==> flow/design.v <==
module C2(d00, d01, d10, d11, a1, b1, a0, b0, out);
	input d00, d01, d10, d11, a1, b1, a0, b0;
	output out;
	wire s1, s0;
	assign s1 = a1 || b1;
	assign s0 = a0 && b0;
	assign out = {s1, s0} == 2'b00 ? d00:
	     	{s1, s0} == 2'b01 ? d01:
	     	{s1, s0} == 2'b10 ? d10: d11;
endmodule
module Not(x, nx);
input x;
output nx;
C2 myc2(1'b1, 1'b1, 1'b1, 1'b0, x, x, x, x, nx);
endmodule
module Xor(a, b, c, out);
input a, b, c;
output out;
wire nc;
Not mynot(c, nc);
C2 myc2(c, nc, nc, c, a, b, a, b, out);
endmodule
module Co(a, b, c, out);
input a, b, c;
output out;
C2 myc2(1'b0, c, c, 1'b1, a, b, a, b, out);
endmodule
module FA(a, b, ci, co, res);
input a, b, ci;
output co, res;
Xor myxor(a, b, ci, res);
Co myco(a, b, ci, co);
endmodule
module And1bit(a, b, res);
input a, b;
output res;
C2 myc2(1'b0, 1'b0, 1'b0, 1'b1, a, b, a, b, res);
endmodule
module And5bit(a, b, res);
input [4:0] a, b;
output [4:0] res;
C2 myc21(1'b0, 1'b0, 1'b0, 1'b1, a[4], b[4], a[4], b[4], res[4]);
C2 myc22(1'b0, 1'b0, 1'b0, 1'b1, a[3], b[3], a[3], b[3], res[3]);
C2 myc23(1'b0, 1'b0, 1'b0, 1'b1, a[2], b[2], a[2], b[2], res[2]);
C2 myc24(1'b0, 1'b0, 1'b0, 1'b1, a[1], b[1], a[1], b[1], res[1]);
C2 myc25(1'b0, 1'b0, 1'b0, 1'b1, a[0], b[0], a[0], b[0], res[0]);
endmodule
module Or1bit(a0, a1, a2, a3, a4, a5, out);
input a0, a1, a2, a3, a4, a5;
output out;
wire w1, w2, w3, w4;
C2 myc21(1'b0, 1'b1, 1'b1, 1'b1, a0, a1, a0, a1, w1);
C2 myc22(1'b0, 1'b1, 1'b1, 1'b1, a2, a3, a2, a3, w2);
C2 myc23(1'b0, 1'b1, 1'b1, 1'b1, a4, a5, a4, a5, w3);
C2 myc24(1'b0, 1'b1, 1'b1, 1'b1, w1, w2, w1, w2, w4);
C2 myc25(1'b0, 1'b1, 1'b1, 1'b1, w4, w3, w4, w3, out);
endmodule
module Adder11(a, b, out);
	input [9:0] a, b;
	output [10:0] out;
	wire [10:0] c;
	FA FA1(a[0], b[0], 1'b0, c[0], out[0]);
	FA FA2(a[1], b[1], c[0], c[1], out[1]);
	FA FA3(a[2], b[2], c[1], c[2], out[2]);
	FA FA4(a[3], b[3], c[2], c[3], out[3]);
	FA FA5(a[4], b[4], c[3], c[4], out[4]);
	FA FA6(a[5], b[5], c[4], c[5], out[5]);
	FA FA7(a[6], b[6], c[5], c[6], out[6]);
	FA FA8(a[7], b[7], c[6], c[7], out[7]);
	FA FA9(a[8], b[8], c[7], c[8], out[8]);
	FA FA10(a[9], b[9], c[8], c[9], out[9]);
	FA FA11(a[9], b[9], c[9], c[10], out[10]);
endmodule	 
module Adder12(a, b, out);
	input [10:0] a, b;
	output [11:0] out;
	wire [11:0] c;
	FA FA1(a[0], b[0], 1'b0, c[0], out[0]);
	FA FA2(a[1], b[1], c[0], c[1], out[1]);
	FA FA3(a[2], b[2], c[1], c[2], out[2]);
	FA FA4(a[3], b[3], c[2], c[3], out[3]);
	FA FA5(a[4], b[4], c[3], c[4], out[4]);
	FA FA6(a[5], b[5], c[4], c[5], out[5]);
	FA FA7(a[6], b[6], c[5], c[6], out[6]);
	FA FA8(a[7], b[7], c[6], c[7], out[7]);
	FA FA9(a[8], b[8], c[7], c[8], out[8]);
	FA FA10(a[9], b[9], c[8], c[9], out[9]);
	FA FA11(a[10], b[10], c[9], c[10], out[10]); 
	FA FA12(a[10], b[10], c[10], c[11], out[11]);
endmodule	 
module Abs #(parameter N = 5) (a, signbit, out);
    input[N-1:0] a;
    input signbit;
    output[N-1:0] out;
    wire [10:0] tmpout;
    wire[N-1:0] not_a;
    wire co;
    genvar i;
    generate
        for (i = 0; i < N; i = i + 1) begin
            Xor xor_ins(a[i], signbit, 1'b0, not_a[i]);
        end
    endgenerate
   Adder11 adder1 ({{(10-N){1'b0}}, not_a}, {{9{1'b0}}, signbit}, tmpout);
   assign out = tmpout[N-1:0];
endmodule
module Cell(input xn, am, Sin, Cin, output Cout, Sout);
  wire t;
  And1bit myand1(xn, am, t);
  wire xortmp;
  Xor myxor(t, Sin, Cin, Sout);
  Xor myxor3(Sin, Cin, 1'b0, t1);
  And1bit myand2(t, t1, t2);
  And1bit myand3(Cin, Sin, t3);
  Or1bit myor1(t2, t3, 1'b0, 1'b0, 1'b0, 1'b0, Cout);
endmodule
module Multiplier(a_2, x_2, out);
  parameter m = 5;
  parameter n = 5;
  output [m+n-1:0] out;
  wire [m+n-1:0] product;
  input [m-1:0] a_2;
  input [n-1:0] x_2;
  wire [m-1:0] a;
  wire [n-1:0] x;
  Abs #(m) a1(a_2, a_2[m - 1], a);
  Abs #(m) a2(x_2, x_2[m - 1], x);
  wire c_partial[m*n:0] ;
  wire s_partial[m*n:0] ;
  genvar i;
  generate
    for(i=0; i<m; i=i+1)
    begin
      Cell mycell(x[0], a[i], 1'b0, 1'b0, c_partial[i], s_partial[i]);
    end
  endgenerate
  genvar j, k;
  generate
    for(k=0; k<n-1; k=k+1)
    begin
      for(j=0; j<m-1; j=j+1)
      begin
  	 Cell mycell2(x[k + 1], a[j], s_partial[m*(k + 1) + j - m + 1], c_partial[m*(k+1)+j-m], c_partial[m*(k+1)+j], s_partial[m*(k+1)+j]);
      end
    end
  endgenerate
  genvar z;
  generate
    for(z=0; z<n-1; z=z+1)
    begin
      Cell c_middle_last_col(x[z+1], a[+(m-1)], 1'b0, c_partial[m*(z+1)+(m-1)-m], c_partial[m*(z+1)+(m-1)], s_partial[m*(z+1)+(m-1)]);
    end
  endgenerate
  wire c_last_partial[m-1:0] ;
  wire s_last_partial[m-2:0] ;
  assign c_last_partial[0] = 1'b0;
  genvar l;
  generate
    for(l=0; l<m-1; l=l+1)
    begin
      FA c_last(c_partial[(n-1)*m+l], s_partial[(n-1)*m+l+1], c_last_partial[l], c_last_partial[l+1], s_last_partial[l]);
    end
  endgenerate
  generate
    for(i=0; i<n; i=i+1)
    begin
      assign product[i] = s_partial[m*i];
    end
  endgenerate
  generate
    for(i=n; i<n+m-1; i=i+1)
    begin
      assign product[i] = s_last_partial[i-n];
    end
  endgenerate
  assign product[m+n-1] = c_last_partial[m-2];
  wire signbit_res;
  Xor xor1(a_2[m-1], x_2[n-1], 1'b0, signbit_res);
  Abs #(m+n) newAbs(product, signbit_res, out);
endmodule
module Mux2to1(a, b, sel, c);
	input [4:0] a, b;
	input sel;
	output [4:0] c;
	C2 myc2(a[0], a[0], b[0], b[0], sel, sel, sel, sel, c[0]); 
	C2 myc21(a[1], a[1], b[1], b[1], sel, sel, sel, sel, c[1]);
	C2 myc22(a[2], a[2], b[2], b[2], sel, sel, sel, sel, c[2]);
	C2 myc23(a[3], a[3], b[3], b[3], sel, sel, sel, sel, c[3]);
	C2 myc24(a[4], a[4], b[4], b[4], sel, sel, sel, sel, c[4]);
endmodule    
module iszer(A, out);
input [4:0] A;
output out;
Or1bit myOr1(A[4], A[3], A[2], A[1], A[0], 1'b0, out);
endmodule
module reg5bit(a, en, clk, rst, out);
input clk, rst, en;
input [4:0] a;
output [4:0] out;
wire b4, b3, b2, b1, b0;
S2 reg4(out[4], a[4], 1'b0, 1'b0, 1'b0, 1'b0, en, en, rst, clk, b4);
S2 reg3(out[3], a[3], 1'b0, 1'b0, 1'b0, 1'b0, en, en, rst, clk, b3);
S2 reg2(out[2], a[2], 1'b0, 1'b0, 1'b0, 1'b0, en, en, rst, clk, b2);
S2 reg1(out[1], a[1], 1'b0, 1'b0, 1'b0, 1'b0, en, en, rst, clk, b1);
S2 reg0(out[0], a[0], 1'b0, 1'b0, 1'b0, 1'b0, en, en, rst, clk, b0);
assign out = {b4, b3, b2, b1, b0};
endmodule
module reg10bit(A, clk, rst, out);
input clk, rst;
input [9:0] A;
output [9:0] out;
wire b9, b8, b7, b6, b5, b4, b3, b2, b1, b0;
S2 reg9(A[9], 1'b0, 1'b0, 1'b0, 1'b0, 1'b0, 1'b0, 1'b0, rst, clk, b9);
S2 reg8(A[8], 1'b0, 1'b0, 1'b0, 1'b0, 1'b0, 1'b0, 1'b0,  rst, clk, b8);
S2 reg7(A[7], 1'b0, 1'b0, 1'b0, 1'b0, 1'b0, 1'b0, 1'b0,  rst, clk, b7);
S2 reg6(A[6], 1'b0, 1'b0, 1'b0, 1'b0, 1'b0, 1'b0, 1'b0,  rst, clk, b6);
S2 reg5(A[5], 1'b0, 1'b0, 1'b0, 1'b0, 1'b0, 1'b0, 1'b0, rst, clk, b5);
S2 reg4(A[4], 1'b0, 1'b0, 1'b0, 1'b0, 1'b0, 1'b0, 1'b0,  rst, clk, b4);
S2 reg3(A[3], 01'b0, 1'b0, 1'b0, 1'b0, 1'b0, 1'b0, 1'b0,  rst, clk, b3);
S2 reg2(A[2], 1'b0, 1'b0, 1'b0, 1'b0, 1'b0, 1'b0, 1'b0,  rst, clk, b2);
S2 reg1(A[1], 01'b0, 1'b0, 1'b0, 1'b0, 1'b0, 1'b0, 1'b0,  rst, clk, b1);
S2 reg0(A[0], 01'b0, 1'b0, 1'b0, 1'b0, 1'b0, 1'b0, 1'b0,  rst, clk, b0);
assign out = {b9, b8, b7, b6, b5, b4, b3, b2, b1, b0};
endmodule
module S2(d00, d01, d10, d11, a1, b1, a0, b0, clr, clk, out);
input d00, d01, d10, d11, a1, b1, a0, b0, clr, clk;
output reg out;
wire s1, s0, d;
assign s1 = a1 || b1;
assign s0 = a0 && b0;
assign d = {s1, s0} == 2'b00 ? d00 :
	   {s1, s0} == 2'b01 ? d01 :
	   {s1, s0} == 2'b10 ? d10 : d11;
always@(posedge clk) begin
	if (clr) out <= 1'b0;
	else out <= d;
end
endmodule
module Actfun(A, out);
input [11:0] A;
output [4:0] out;
wire lb;
wire[11:0] B;
assign lb = A[11];
C2 c0(A[11], 1'b0, 1'b0, 1'b0, lb, lb, lb, lb, B[11]);
C2 c1(A[10], 1'b0, 1'b0, 1'b0, lb, lb, lb, lb, B[10]);
C2 c2(A[9], 1'b0, 1'b0, 1'b0, lb, lb, lb, lb, B[9]);
C2 c3(A[8], 1'b0, 1'b0, 1'b0, lb, lb, lb, lb, B[8]);
C2 c4(A[7], 1'b0, 1'b0, 1'b0, lb, lb, lb, lb, B[7]);
C2 c5(A[6], 1'b0, 1'b0, 1'b0, lb, lb, lb, lb, B[6]);
C2 c6(A[5], 1'b0, 1'b0, 1'b0, lb, lb, lb, lb, B[5]);
C2 c7(A[4], 1'b0, 1'b0, 1'b0, lb, lb, lb, lb, B[4]);
C2 c8(A[3], 1'b0, 1'b0, 1'b0, lb, lb, lb, lb, B[3]);
C2 c9(A[2], 1'b0, 1'b0, 1'b0, lb, lb, lb, lb, B[2]);
C2 c10(A[1], 1'b0, 1'b0, 1'b0, lb, lb, lb, lb, B[1]);
C2 c11(A[0], 1'b0, 1'b0, 1'b0, lb, lb, lb, lb, B[0]);
assign out = {B[11], B[6:3]};
endmodule
module PU(x1, w1, x2, w2, x3, w3, x4, w4, clk, rst, out);
input [4:0] x1, x2, x3, x4, w1, w2, w3, w4;
input clk, rst;
output [4:0] out;
wire [9:0] mres1, mres2, mres3, mres4, mreg1, mreg2, mreg3, mreg4;
wire [10:0] addres1, addres2;
wire [11:0] addres3;
Multiplier mul1(x1, w1, mres1);
Multiplier mul2(x2, w2, mres2);
Multiplier mul3(x3, w3, mres3);
Multiplier mul4(x4, w4, mres4);
reg10bit reg1(mres1, clk, rst, mreg1);
reg10bit reg2(mres2, clk, rst, mreg2);
reg10bit reg3(mres3, clk, rst, mreg3);
reg10bit reg4(mres4, clk, rst, mreg4);
Adder11 add1(mreg1, mreg2, addres1);
Adder11 add2(mreg3, mreg4, addres2);
Adder12 add3(addres1, addres2, addres3);
Actfun myfun(addres3, out);
endmodule
module DataPath(clk, rst, ix1, ix2, ix3, ix4, ieps, wen, wene, sel, zer, out);
input clk, rst, wen, wene, sel;
input [4:0] ix1, ix2, ix3, ix4, ieps;
output zer;
output [4:0] out;
wire [4:0] xp1, xp2, xp3, xp4, w1, w2, w3, w4, x1, x2, x3, x4, eps, initx1, initx2, initx3, initx4;
wire zx1, zx2, zx3, zx4, nsel;
Mux2to1 mux1(ix1, xp1, sel, w1);
Mux2to1 mux2(ix2, xp2, sel, w2);
Mux2to1 mux3(ix3, xp3, sel, w3);
Mux2to1 mux4(ix4, xp4, sel, w4);
Not Not1(sel, nsel);
reg5bit my_x1(w1, wen, clk, rst, x1);
reg5bit my_x2(w2, wen, clk, rst, x2);
reg5bit my_x3(w3, wen, clk, rst, x3);
reg5bit my_x4(w4, wen, clk, rst, x4);
reg5bit my_ix1(ix1, nsel, clk, rst, initx1);
reg5bit my_ix2(ix2, nsel, clk, rst, initx2);
reg5bit my_ix3(ix3, nsel, clk, rst, initx3);
reg5bit my_ix4(ix4, nsel, clk, rst, initx4);
reg5bit my_eps(ieps, wene, clk, rst, eps);
wire [4:0] one2c = 4'b01000;
PU PU1(x1, one2c, x2, eps, x3, eps, x4, eps, clk, rst, xp1);
PU PU2(x1, eps, x2, one2c, x3, eps, x4, eps, clk, rst, xp2);
PU PU3(x1, eps, x2, eps, x3, one2c, x4, eps, clk, rst, xp3);
PU PU4(x1, eps, x2, eps, x3, eps, x4, one2c, clk, rst, xp4);
iszer zerx1(x1, zx1);
iszer zerx2(x2, zx2);
iszer zerx3(x3, zx3);
iszer zerx4(x4, zx4);
wire [4:0] resx1, resx2, resx3, resx4;
And5bit myand1({5{zx1}}, initx1, resx1);
And5bit myand2({5{zx2}}, initx2, resx2);
And5bit myand3({5{zx3}}, initx3, resx3);
And5bit myand4({5{zx4}}, initx4, resx4);
Or1bit myor1(resx1[0], resx2[0], resx3[0], resx4[0], 1'b0, 1'b0, out[0]);
Or1bit myor2(resx1[1], resx2[1], resx3[1], resx4[1], 1'b0, 1'b0, out[1]);
Or1bit myor3(resx1[2], resx2[2], resx3[2], resx4[2], 1'b0, 1'b0, out[2]);
Or1bit myor4(resx1[3], resx2[3], resx3[3], resx4[3], 1'b0, 1'b0, out[3]);
Or1bit myor5(resx1[4], resx2[4], resx3[4], resx4[4], 1'b0, 1'b0, out[4]);
wire rega1, rega2, rega3, rega4, rega5, rega6;
And1bit myand5(zx1, zx2, rega1);
And1bit myand6(zx1, zx3, rega2);
And1bit myand7(zx1, zx4, rega3);
And1bit myand8(zx2, zx3, rega4);
And1bit myand9(zx2, zx4, rega5);
And1bit myand10(zx3, zx4, rega6);
Or1bit mynewor(rega1, rega2, rega3, rega4, rega5, rega6, zer);
endmodule
module controller(clk, rst, start, zer, wen, wenep, sel, done);
	input clk, rst, start, zer;
	output wen, wenep, sel, done;
	wire Q1, Q2, Q3, Q21, Q22, Q23, Q31, Q32, wen2;
	S2 newQ1(1'b0, 1'b1, 1'b0, 1'b0, Q1, zer, Q2, Q3, rst, clk, Q1);
	C2 newQ21(1'b0, 1'b0, 1'b1, 1'b0, Q2, Q2, Q3, Q3, Q21);
	C2 newQ22(1'b0, 1'b0, 1'b0, 1'b1, Q2, Q2, zer, zer, Q22);
	C2 newQ23(1'b0, 1'b1, 1'b0, 1'b0, Q2, start, Q3, Q3, Q23);
	S2 newQ2(Q23, Q23, 1'b1, 1'b1, Q21, Q22, 1'b1, 1'b1, rst, clk, Q2);
	C2 newQ31(1'b0, 1'b0, 1'b1, 1'b0, Q2, Q2, Q3, Q3, Q31);
	C2 newQ32(1'b0, 1'b1, 1'b0, 1'b0, Q1, Q2, start, start, Q32);
	S2 newQ3(1'b0, 1'b0, 1'b1, 1'b1, Q31, Q32, 1'b1, 1'b1, rst, clk, Q3);
	C2 newwen1(1'b0, 1'b1, 1'b0, 1'b0, Q1, Q2, Q3, Q3, wenep);
	C2 newwen2(1'b0, 1'b1, 1'b0, 1'b0, Q1, Q1, Q2, Q3, sel);
	C2 newwen(1'b0, 1'b0, 1'b1, 1'b1, wenep, sel, 1'b1, 1'b1, wen);
	C2 newdone(1'b0, 1'b1, 1'b0, 1'b0, Q2, Q3, Q1, Q1, done);
endmodule
module maxfinder(clk, rst, start, x1, x2, x3, x4, eps, done, result);
input clk, start, rst;
input [4:0] x1, x2, x3, x4, eps;
output done;
output [4:0] result;
wire wen, wenep, sel, zer;
DataPath datapath(clk, rst, x1, x2, x3, x4, eps, wen, wenep, sel, zer, result);
controller con(clk, rst, start, zer, wen, wenep, sel, done);
endmodule
# Reports on maxfinder
# The steps from the RTL of maxfinder to its reports follow in flow order.
# Line numbers count from 1 in the design file above.
# Operators: Yosys type, input widths -> output width; for muxes data width and select width s.
# Library cell names are shortened.
setup:
  top: "maxfinder"
  clock: "clk"
  lib: "sky130hd"
  corner: "tt_025C_1v80"

# Elaborated design
# Source: Yosys, flattened and elaborated, memories not mapped. Widths are those after wreduce. Registers that Yosys merges into a memory's read port (data or address) are not register bits. Print and check cells do not count.
bits:
  ff_bits: 128
  input_bits: 28
  wordCells: 12111
classes:
  equal: 2308
  mux: 5711
  reduce_logical: 3964
ops:
  columns: ["operator", "n"]
  rows:
  - ["$mux 1", 5711]
  - ["$logic_not 2->1", 2004]
  - ["$eq 2x1->1 const B", 1157]
  - ["$eq 2x2->1 const B", 1151]
  - ["$logic_or 1x1->1", 978]
  - ["$logic_and 1x1->1", 972]
  - ["$reduce_or 2->1", 10]

# Depth
# Yosys ltp: most cells in a row. Word level: on the elaborated netlist, between registers, memories and ports. Mapped: between sequential cells and ports; inverters and the memories' decode and read muxes count.
logic_depth:
  ltp_word: 125
  ABC_AREA: 1
  mapped_depth: 36

# Mapped cells and area
# The flow's flattened synthesis, as Yosys stat reports it; memories are mapped. The netlist is that of the ABC_AREA named above (0 if unset); the other value can give another one.
# Totals and module areas in this step are rounded.
types:
  columns: ["cell_type", "n", "type_area_um2"]
  rows:
  - ["ha_1", 234, 2.93E+03]
  - ["dfxtp_1", 116, 2.32E+03]
  - ["fa_1", 114, 2.28E+03]
  - ["inv_1", 365, 1.37E+03]
  - ["nand2_1", 201, 754.474]
  - ["xor2_1", 58, 507.987]
  - ["nor2_1", 133, 499.229]
  - ["a21oi_1", 70, 350.336]
  - ["o21ai_0", 51, 255.245]
  - ["nand3_1", 25, 125.12]
  - ["clkbuf_1", 27, 101.347]
  - ["xnor2_1", 11, 96.342]
  - ["nand2_4", 7, 78.826]
  - ["a21oi_2", 8, 70.067]
  - ["nand2_2", 10, 62.56]
  - ["a21o_1", 8, 60.058]
  - ["nand3_2", 6, 60.058]
  - ["a31oi_1", 9, 56.304]
# Other cell types: 34; their cells: 90.
mapped:
  stdcells: 1543
  area_um2: 13000
  seq_area_um2: 2300
  flip_flops: 116

# Path before layout
# Path of least setup slack by OpenSTA after synthesis, without wires, with an ideal clock, recovery checks aside; 20% of the period is set as input and as output delay. Where synthesis merged equal registers, the netlist keeps one of their names.
synth_path:
  path_kind: "reg2reg"
  start: "reg datapath.PU3.reg2.reg1.out"
  end: "reg datapath.my_x3.reg0.out"
  tclk_ns: 9.0
  launch_ns: 0.000
  arrival_ns: 5.384
  t_required_ns: 8.926
  path_slack_ns: 3.542
  delay_ns: 5.458
  stages: 23
  path_buffers: 0
  period_less_setup_slack_ns: 5.458
# "delay_ns" is the arrival time less input delay plus setup time.
# "stages" counts driving pins, that of a launching flip-flop among them; a cell with two outputs on the path counts twice.
# "period_less_setup_slack_ns" is the clock period less the worst setup slack; recovery checks do not enter. This is arithmetic on one report: input and output delays are still those of the set period (20% each).
# Between the ends stands the longest chain of elaborated cells between them, by number of cells; it is not shown to be the way that was timed. Of several equally long chains one is given.
# Each line given opens the expression or statement behind the cell; cells for indexed reads and writes are added by Yosys, which also makes memories of some case tables.
synth_between:
  path_cell_list: "dfxtp_1 > inv_1 > ha_1 > ha_1 > a21oi_1 > fa_1 > fa_1 > fa_1 > fa_1 > fa_1 > fa_1 > fa_1 > inv_1 > ha_1 > mux2i_1 > o21ai_0 > inv_1 > ha_1 > a21oi_1 > nor2_1 > o31ai_1 > nand3_1 > a31oi_1"
  elab_chain_cells: 54
  cells_between: 220
  cone_classes: "eq/ne: 44; mux: 131; reduce/logical: 45"
synth_rtl:
  columns: ["element", "line_no", "source"]
  rows:
  - ["start, declared", 227, "output reg out;"]
  - ["start, assigned", 235, "if (clr) out <= 1'b0;"]
  - ["start, assigned", 236, "else out <= d;"]
  - ["$logic_and 1x1->1", 6, "assign s0 = a0 && b0;"]
  - ["$eq 2x2->1", 9, "{s1, s0} == 2'b10 ? d10: d11;"]
  - ["$mux 1", 9, null]
  - ["$mux 1", 8, "{s1, s0} == 2'b01 ? d01:"]
  - ["$mux 1", 7, "assign out = {s1, s0} == 2'b00 ? d00:"]
  - ["$eq 2x2->1", 9, null]
  - ["$mux 1", 9, null]
  - ["(+40 left out)", null, null]
  - ["$mux 1", 7, null]
  - ["$logic_not 2->1", 7, null]
  - ["$mux 1", 7, null]
  - ["$mux 1", 8, null]
  - ["$mux 1", 7, null]
  - ["$mux 1", 232, "{s1, s0} == 2'b01 ? d01 :"]
  - ["$mux 1", 231, "assign d = {s1, s0} == 2'b00 ? d00 :"]
  - ["end, assigned", 235, null]
  - ["end, assigned", 236, null]
  - ["end, declared", 227, null]

# Worst path after layout
# Path of least setup slack in the final report of entry A (OpenROAD, finished layout, wires in). Where an end is a register, its clock arrival counts in the times.
layout_path:
  path_kind: "reg2reg"
  start: "reg datapath.PU3.reg2.reg1.out"
  end: "reg datapath.my_x3.reg0.out"
  tclk_ns: 11.1
  launch_ns: 0.42
  arrival_ns: 6.53
  t_required_ns: 11.45
  path_slack_ns: 4.93
  stages: 24
  path_buffers: 0
# Between the ends stands the longest chain of elaborated cells between them, by number of cells; it is not shown to be the way that was timed. Of several equally long chains one is given.
layout_between:
  path_cell_list: "dfxtp_1 > inv_1 > ha_1 > nand2_1 > o21ai_0 > a21oi_1 > fa_1 > fa_1 > fa_1 > fa_1 > fa_1 > fa_1 > fa_1 > inv_1 > ha_1 > mux2i_1 > o21ai_0 > inv_1 > ha_1 > a21oi_1 > nor2_1 > o31ai_1 > nand3_1 > a31oi_1"
  elab_chain_cells: 54
  cells_between: 220
  cone_classes: "eq/ne: 44; mux: 131; reduce/logical: 45"
layout_rtl:
  columns: ["element", "line_no", "source"]
  rows:
  - ["start, declared", 227, "output reg out;"]
  - ["start, assigned", 235, "if (clr) out <= 1'b0;"]
  - ["start, assigned", 236, "else out <= d;"]
  - ["$logic_and 1x1->1", 6, "assign s0 = a0 && b0;"]
  - ["$eq 2x2->1", 9, "{s1, s0} == 2'b10 ? d10: d11;"]
  - ["$mux 1", 9, null]
  - ["$mux 1", 8, "{s1, s0} == 2'b01 ? d01:"]
  - ["$mux 1", 7, "assign out = {s1, s0} == 2'b00 ? d00:"]
  - ["$eq 2x2->1", 9, null]
  - ["$mux 1", 9, null]
  - ["(+40 left out)", null, null]
  - ["$mux 1", 7, null]
  - ["$logic_not 2->1", 7, null]
  - ["$mux 1", 7, null]
  - ["$mux 1", 8, null]
  - ["$mux 1", 7, null]
  - ["$mux 1", 232, "{s1, s0} == 2'b01 ? d01 :"]
  - ["$mux 1", 231, "assign d = {s1, s0} == 2'b00 ? d00 :"]
  - ["end, assigned", 235, null]
  - ["end, assigned", 236, null]
  - ["end, declared", 227, null]

# Top module maxfinder; platform sky130hd; tools Yosys and OpenROAD; 6 stored runs in no particular order. Input and output delays are each 20% of the period that was set; the output load is 0.01 pF.
# "period_reached_ns" means the clock period less the worst setup slack. The figure is calculated, with input and output delays left at 20% of the set period.
# By "worst_path_allowed_less_slack_ns" is meant the share of the clock period that the worst setup path is allowed (20% is reserved at inputs, 20% at outputs), minus its slack. Clock arrival times at its registers enter into it.
# By "power_w" is meant OpenSTA's value without simulated activity: inputs other than the clock are taken to toggle once in ten clock periods, and the tool carries that through the logic.
# Measured values are rounded.
runs:
  - name: "entry A"
    settings:
      ABC_AREA: 1
      CELL_PAD_IN_SITES_DETAIL_PLACEMENT: 0
      CORE_ASPECT_RATIO: 0.92
      CORE_MARGIN: 4
      CORE_UTILIZATION: 53
      GPL_ROUTABILITY_DRIVEN: 1
      GPL_TIMING_DRIVEN: 1
      PLACE_DENSITY_LB_ADDON: 0.28
      SETUP_SLACK_MARGIN: -0.25
      period_ns: 11.1
      CAP_MARGIN: 20
      SLEW_MARGIN: 20
    results:
      cell_area_final_um2: 14000
      worst_path_allowed_less_slack_ns: 6.17
      critical_path_kind: "reg2reg"
      synth_chip_area_um2: 13000
      fin_ws_ns: 4.9
      power_w: 0.0025
      final_die_area_um2: 26000
      finish.utilization_pct: 59
      setupTns_ns: 0.000
      timing.hold.ws_ns: 0.47
      period_reached_ns: 6.174
  - name: "entry B"
    settings:
      CAP_MARGIN: 5
      CELL_PAD_IN_SITES_DETAIL_PLACEMENT: 2
      CORE_MARGIN: 9
      CORE_UTILIZATION: 38
      CTS_CLUSTER_DIAMETER: 95
      CTS_CLUSTER_SIZE: 11
      GPL_TIMING_DRIVEN: 0
      MIN_ROUTING_LAYER: "met1"
      SLEW_MARGIN: 10
      period_ns: 6.48
    results:
      cell_area_final_um2: 14000
      worst_path_allowed_less_slack_ns: 6.69
      critical_path_kind: "reg2reg"
      synth_chip_area_um2: 13000
      fin_ws_ns: -0.21
      power_w: 0.0042
      final_die_area_um2: 40000
      finish.utilization_pct: 44
      setupTns_ns: -0.25
      timing.hold.ws_ns: 0.47
      period_reached_ns: 6.690
  - name: "entry C"
    settings:
      CELL_PAD_IN_SITES_DETAIL_PLACEMENT: 0
      CORE_ASPECT_RATIO: 1.99
      CORE_MARGIN: 4
      CORE_UTILIZATION: 40
      CTS_CLUSTER_DIAMETER: 49
      GPL_ROUTABILITY_DRIVEN: 1
      GPL_TIMING_DRIVEN: 0
      MAX_ROUTING_LAYER: "met5"
      MIN_ROUTING_LAYER: "met2"
      SETUP_SLACK_MARGIN: 2.31
      TNS_END_PERCENT: 90
      period_ns: 9.0
      CAP_MARGIN: 20
      SLEW_MARGIN: 20
    results:
      cell_area_final_um2: 14000
      worst_path_allowed_less_slack_ns: 6.38
      critical_path_kind: "reg2reg"
      synth_chip_area_um2: 13000
      fin_ws_ns: 2.6
      power_w: 0.0029
      final_die_area_um2: 34000
      finish.utilization_pct: 46
      setupTns_ns: 0.000
      timing.hold.ws_ns: 0.46
      period_reached_ns: 6.375
  - name: "entry D"
    settings:
      CORE_UTILIZATION: 40
      SETUP_SLACK_MARGIN: 1.36
      period_ns: 6.57
      CAP_MARGIN: 20
      CORE_MARGIN: 2
      SLEW_MARGIN: 20
    results:
      cell_area_final_um2: 15000
      worst_path_allowed_less_slack_ns: 5.65
      critical_path_kind: "reg2reg"
      synth_chip_area_um2: 13000
      fin_ws_ns: 0.92
      power_w: 0.0039
      final_die_area_um2: 33000
      finish.utilization_pct: 49
      setupTns_ns: 0.000
      timing.hold.ws_ns: 0.45
      period_reached_ns: 5.647
  - name: "entry E"
    settings:
      ABC_AREA: 1
      CAP_MARGIN: 25
      CELL_PAD_IN_SITES_DETAIL_PLACEMENT: 2
      CELL_PAD_IN_SITES_GLOBAL_PLACEMENT: 2
      CORE_ASPECT_RATIO: 0.51
      CORE_MARGIN: 9
      CORE_UTILIZATION: 15
      CTS_CLUSTER_DIAMETER: 95
      CTS_CLUSTER_SIZE: 11
      GPL_TIMING_DRIVEN: 0
      HOLD_SLACK_MARGIN: 0.09
      MIN_ROUTING_LAYER: "met2"
      SLEW_MARGIN: 10
      TNS_END_PERCENT: 50
      period_ns: 5.78
    results:
      cell_area_final_um2: 16000
      worst_path_allowed_less_slack_ns: 5.74
      critical_path_kind: "reg2reg"
      synth_chip_area_um2: 13000
      fin_ws_ns: 0.037
      power_w: 0.0063
      final_die_area_um2: 95000
      finish.utilization_pct: 19
      setupTns_ns: 0.000
      timing.hold.ws_ns: 0.47
      period_reached_ns: 5.743
  - name: "entry F"
    settings:
      ABC_AREA: 1
      CAP_MARGIN: 30
      CELL_PAD_IN_SITES_GLOBAL_PLACEMENT: 0
      CORE_ASPECT_RATIO: 1.0
      CORE_UTILIZATION: 33
      CTS_CLUSTER_SIZE: 86
      GPL_ROUTABILITY_DRIVEN: 1
      MAX_ROUTING_LAYER: "met4"
      PLACE_DENSITY_LB_ADDON: 0.26
      period_ns: 4.39
      CORE_MARGIN: 2
      SLEW_MARGIN: 20
    results:
      cell_area_final_um2: 17000
      worst_path_allowed_less_slack_ns: 5.14
      critical_path_kind: "reg2reg"
      synth_chip_area_um2: 13000
      fin_ws_ns: -0.75
      power_w: 0.0077
      final_die_area_um2: 40000
      finish.utilization_pct: 45
      setupTns_ns: -13
      timing.hold.ws_ns: 0.46
      period_reached_ns: 5.139
